==> flow/design.v <==
`timescale 1ns / 1ps
module FIFO(clk, rst, wr_en, rd_en, buf_in, buf_out, buf_empty, buf_full, fifo_counter);
input clk, rst, wr_en, rd_en;
input [7:0] buf_in;
output [7:0] buf_out;
output buf_empty, buf_full;
output [6:0] fifo_counter;
reg [7:0] buf_out;
reg buf_empty, buf_full;
reg [6:0] fifo_counter;
reg [5:0] rd_ptr, wr_ptr;
reg [7:0] buf_mem[63:0];
always@ (fifo_counter) begin
    buf_empty = (fifo_counter == 0);  
    buf_full = (fifo_counter == 64);  
end
always @(posedge clk or posedge rst) begin
    if( rst )  
        fifo_counter <= 0;
    else if((!buf_full && wr_en) && (!buf_empty && rd_en))  
        fifo_counter <= fifo_counter;
    else if (!buf_full && wr_en)  
        fifo_counter <= fifo_counter + 1;
    else if (!buf_empty && rd_en)  
        fifo_counter <= fifo_counter - 1;
    else  
        fifo_counter <= fifo_counter;
end
always @(posedge clk or posedge rst) begin
    if (rst)  
        buf_out <= 0;
    else begin
        if (rd_en && !buf_empty)
            buf_out <= buf_mem[rd_ptr];
        else  
            buf_out <= buf_out;
    end
end
always @(posedge clk) begin
    if (!buf_full && wr_en)
        buf_mem[wr_ptr] <= buf_in;
    else
        buf_mem[wr_ptr] <= buf_mem[wr_ptr];
end
always @(posedge clk or posedge rst) begin
    if(rst) begin
        wr_ptr <= 0;
        rd_ptr <= 0;
    end
    else begin
        if (!buf_full && wr_en)  
            wr_ptr <= wr_ptr + 1;
        else  
            wr_ptr <= wr_ptr;
        if (!buf_empty && rd_en)  
            rd_ptr <= rd_ptr + 1;
        else  
            rd_ptr <= rd_ptr;               
    end
end
endmodule
## Step by step through the tools: FIFO

The steps from the RTL of FIFO to its reports follow in flow order.
Line numbers count from 1 in the design file above.
The mark - stands for no value.

| design | value |
|---|---|
| top | FIFO |
| clock port | clk |
| standard-cell library | sky130hd |
| timing corner | tt_025C_1v80 |

## After elaboration

Counts by Yosys on the flattened word-level netlist (proc, flatten, opt, wreduce; memories kept). Register bits leave out memories and registers merged into their read ports (data or address). Print and check cells are left out. Cells with the same type and inputs are merged into one.
Memory sizes are those after Yosys's memory passes, which may raise the word count (mostly to a power of two), join words into wider ones and drop unused or constant bits.

| word-level totals | value |
|---|---|
| register bits after elaboration | 19 |
| memory bits (writable) | 512 |
| clocked read ports x word width | 8 |
| memories | 1 |
| bits of input ports | 12 |
| output and inout bits | 17 |

Memory list:

| name | words | bits a word | read ports | write ports | line | text |
|---|---|---|---|---|---|---|
| buf_mem | 64 | 8 | 1 | 1 | 12 | `reg [7:0] buf_mem[63:0];` |

| operators by class | value |
|---|---|
| add/subtract/negate cells | 4 |
| eq/ne operators | 2 |
| mux-type cells | 7 |
| bitwise logic cells | 2 |
| reduce/logical cells | 9 |

Operators with widths:

| cell | count |
|---|---|
| 2-to-1 mux 8 bit | 3 |
| 2-to-1 mux 7 bit | 2 |
| adder 6 x 1 -> 6 bit with constant B | 2 |
| adder 7 x 1 -> 7 bit with constant B | 1 |
| subtractor 7 x 1 -> 7 bit with constant B | 1 |
| == test 7 bit with constant B | 1 |
| logical NOT 7 bit | 1 |
| AND reduction 2 bit | 2 |
| logical AND 1 bit | 3 |
| logical NOT 1 bit | 2 |
| nonzero test 2 bit | 1 |
| 2-to-1 mux 1 bit | 2 |
| != test 1 bit with constant B | 1 |
| OR 1 bit | 1 |
| inverter 1 bit | 1 |

## Longest topological paths

Longest topological path by Yosys (ltp), each cell counted once; first at word level (registers and memories cut), then after technology mapping (sequential cells cut; the memories' decode and read muxes count).

| depth | value |
|---|---|
| depth in word-level cells | 6 |
| ABC_AREA | 0 |
| mapped depth | 10 |
| mapped depth without buffers | 9 |

## Netlist

Yosys stat after the flow's synthesis: flattened, memories mapped to cells. It holds for the ABC_AREA given above (unset counts as 0); a run with the other value may have another netlist.

| mapped netlist | value |
|---|---|
| cell count | 1111 |
| synthesis area | 0.0213742 mm² |
| sequential part of the area | 0.0160504 mm² |
| flip-flop cells | 539 |
| buffers | 60 |

Cell types:

| type | count | total area (µm²) |
|---|---|---|
| sky130_fd_sc_hd__edfxtp_1 | 512 | 1.54E+04 |
| sky130_fd_sc_hd__mux4_2 | 83 | 1.87E+03 |
| sky130_fd_sc_hd__mux2i_1 | 87 | 870.835 |
| sky130_fd_sc_hd__dfrtp_1 | 27 | 675.648 |
| sky130_fd_sc_hd__mux2_2 | 32 | 360.346 |
| sky130_fd_sc_hd__nor2_1 | 84 | 315.302 |
| sky130_fd_sc_hd__o211ai_1 | 22 | 165.158 |
| sky130_fd_sc_hd__nand2_1 | 37 | 138.883 |
| sky130_fd_sc_hd__a211o_1 | 13 | 113.859 |
| sky130_fd_sc_hd__buf_2 | 22 | 110.106 |
| sky130_fd_sc_hd__xnor2_1 | 12 | 105.101 |
| sky130_fd_sc_hd__ha_1 | 8 | 100.096 |
| sky130_fd_sc_hd__o22ai_1 | 15 | 93.84 |
| sky130_fd_sc_hd__clkbuf_1 | 19 | 71.318 |
| sky130_fd_sc_hd__a221oi_1 | 8 | 70.067 |
| sky130_fd_sc_hd__o2111ai_1 | 8 | 70.067 |
| sky130_fd_sc_hd__o22a_1 | 8 | 70.067 |
| sky130_fd_sc_hd__a221o_1 | 6 | 60.058 |

Not listed: further types 37, cells in them 108.

## Timing after synthesis

Source: OpenSTA report_checks on the synthesized netlist (no wires, ideal clock, input and output delay 20% of the period each), path of least setup slack; recovery checks are left aside. Register names are those of the netlist, which keeps one name where synthesis merged equal registers.

| timing path post-synthesis | value |
|---|---|
| path kind | flip-flop to flip-flop |
| start point | register fifo_counter[5] |
| end point | register fifo_counter[5] |
| period | 5000 ps |
| library setup time | 123 ps |
| arrival | 2838 ps |
| data required time | 4877 ps |
| path slack | 2039 ps |
| delay of the path | 2961 ps |
| stages | 11 |
| buffers on the path | 1 |
| synthesis period reached | 2961 ps |

"delay of the path" = arrival - input delay + setup time.
"stages" counts driving pins, that of a launching flip-flop among them; a cell with two outputs on the path counts twice.
"synthesis period reached" = period - worst setup slack (recovery checks aside). The figure is calculated, with input and output delays left at 20% of the set period.
Between the ends stands the longest chain of elaborated cells between them, by number of cells; it is not shown to be the way that was timed. Of several equally long chains one is given.
Each line given opens the expression or statement behind the cell; cells for indexed reads and writes are added by Yosys, which also makes memories of some case tables.
At most two assigning lines are given for a register; there are more.

| on the way, post-synthesis | value |
|---|---|
| cell sequence | sky130_fd_sc_hd__dfrtp_1 > sky130_fd_sc_hd__or4_4 > sky130_fd_sc_hd__o41a_1 > sky130_fd_sc_hd__buf_6 > sky130_fd_sc_hd__inv_1 > sky130_fd_sc_hd__ha_1 > sky130_fd_sc_hd__a21o_1 > sky130_fd_sc_hd__a21oi_1 > sky130_fd_sc_hd__o21bai_1 > sky130_fd_sc_hd__a2111o_1 > sky130_fd_sc_hd__o221a_1 |
| cells in the longest elaborated chain | 6 |

RTL lines, path post-synthesis:

| item | line | text |
|---|---|---|
| start: declaration | 7 | `output [6:0] fifo_counter;` |
| start: assignment | 21 | `fifo_counter <= fifo_counter;` |
| start: assignment | 23 | `fifo_counter <= fifo_counter + 1;` |
| == test 7 bit | 15 | `buf_full = (fifo_counter == 64);` |
| logical NOT 1 bit | 20 | `else if((!buf_full && wr_en) && (!buf_empty && rd_en))` |
| logical AND 1 bit (2 in a row) | 20 |  |
| inverter 1 bit | - |  |
| AND reduction 2 bit | - |  |
| end: assignment | 21 |  |
| end: assignment | 23 |  |
| end: declaration | 7 |  |

## Worst path after layout

Path of least setup slack in the final report of record 1 (OpenROAD, finished layout, wires in). Where an end is a register, its clock arrival counts in the times.
The path's times are printed in steps of 10 ps; the period is the one set.

| timing path post-layout | value |
|---|---|
| path kind | flip-flop to output port |
| start point | register fifo_counter[5] |
| end point | output buf_full |
| period | 3710 ps |
| output delay | 740 ps |
| arrival | 2770 ps |
| data required time | 2970 ps |
| path slack | 200 ps |
| stages | 4 |
| buffers on the path | 1 |

Between the ends stands the longest chain of elaborated cells between them, by number of cells; it is not shown to be the way that was timed. Of several equally long chains one is given.
At most two assigning lines are given for a register; there are more.

| on the way, post-layout | value |
|---|---|
| cell sequence | sky130_fd_sc_hd__dfrtp_1 > sky130_fd_sc_hd__or4_4 > sky130_fd_sc_hd__nor4_1 > sky130_fd_sc_hd__clkdlybuf4s50_1 |
| cells in the longest elaborated chain | 1 |

RTL lines, path post-layout:

| item | line | text |
|---|---|---|
| start: declaration | 7 | `output [6:0] fifo_counter;` |
| start: assignment | 21 | `fifo_counter <= fifo_counter;` |
| start: assignment | 23 | `fifo_counter <= fifo_counter + 1;` |
| == test 7 bit | 15 | `buf_full = (fifo_counter == 64);` |
| end: declaration | 6 | `output buf_empty, buf_full;` |

Record of 4 stored runs of the RTL-to-layout flow on FIFO, platform sky130hd. The runs are unordered. Constraints: input delay and output delay 20% of the set period each, output load 0.01 pF.
"period achieved": clock period set for the run, less the worst setup slack. It is reckoned from that one timing run; input and output delays stay at 20% of the period that was set.
By "allowed time less slack (worst setup path)" is meant the share of the clock period that the worst setup path is allowed (20% is reserved at inputs, 20% at outputs), minus its slack. Clock arrival times at its registers enter into it.
"overall power" is the tool's figure for a default switching activity; nothing was simulated.
"allowed time less slack (worst setup path)" is known to 10 ps.

#### Record 1

| setting | value |
|---|---|
| CORE_UTILIZATION | `40` |
| period_ns | `3.71` |
| CAP_MARGIN | `20` |
| CORE_MARGIN | `2` |
| SLEW_MARGIN | `20` |

| result | value |
|---|---|
| area of the synthesized netlist | 0.0213742 mm² |
| overall die area | 0.0553002 mm² |
| standard-cell area of the final layout | 0.0248263 mm² |
| post-route utilization | 0.471 |
| worst setup slack after layout | 202 ps |
| sum of negative setup slack | 0 ps |
| overall power | 0.01792 W |
| period achieved | 3508 ps |
| allowed time less slack (worst setup path) | 2770 ps |
| worst path kind | flip-flop to output port |

#### Record 2

| setting | value |
|---|---|
| CORE_UTILIZATION | `40` |
| period_ns | `3.12` |
| CAP_MARGIN | `20` |
| CORE_MARGIN | `2` |
| SLEW_MARGIN | `20` |

| result | value |
|---|---|
| area of the synthesized netlist | 0.0213742 mm² |
| overall die area | 0.0553002 mm² |
| standard-cell area of the final layout | 0.0249164 mm² |
| post-route utilization | 0.473 |
| worst setup slack after layout | 119 ps |
| sum of negative setup slack | 0 ps |
| overall power | 0.021109 W |
| period achieved | 3001 ps |
| allowed time less slack (worst setup path) | 2380 ps |
| worst path kind | flip-flop to output port |

#### Record 3

| setting | value |
|---|---|
| ABC_AREA | `0` |
| CAP_MARGIN | `35` |
| CORE_MARGIN | `5` |
| CORE_UTILIZATION | `67` |
| GPL_ROUTABILITY_DRIVEN | `1` |
| MIN_ROUTING_LAYER | `met1` |
| PLACE_DENSITY | `0.45` |
| SETUP_SLACK_MARGIN | `1.02` |
| period_ns | `4.46` |
| SLEW_MARGIN | `20` |

| result | value |
|---|---|
| area of the synthesized netlist | 0.0213742 mm² |
| overall die area | 0.0355737 mm² |
| standard-cell area of the final layout | 0.0238203 mm² |
| post-route utilization | 0.755 |
| worst setup slack after layout | 1105 ps |
| sum of negative setup slack | 0 ps |
| overall power | 0.014525 W |
| period achieved | 3355 ps |
| allowed time less slack (worst setup path) | 2460 ps |
| worst path kind | flip-flop to output port |

#### Record 4

| setting | value |
|---|---|
| CORE_UTILIZATION | `40` |
| SETUP_SLACK_MARGIN | `0.76` |
| period_ns | `3.71` |
| CAP_MARGIN | `20` |
| CORE_MARGIN | `2` |
| SLEW_MARGIN | `20` |

| result | value |
|---|---|
| area of the synthesized netlist | 0.0213742 mm² |
| overall die area | 0.0553002 mm² |
| standard-cell area of the final layout | 0.0247688 mm² |
| post-route utilization | 0.47 |
| worst setup slack after layout | 861 ps |
| sum of negative setup slack | 0 ps |
| overall power | 0.017537 W |
| period achieved | 2849 ps |
| allowed time less slack (worst setup path) | 2110 ps |
| worst path kind | flip-flop to output port |
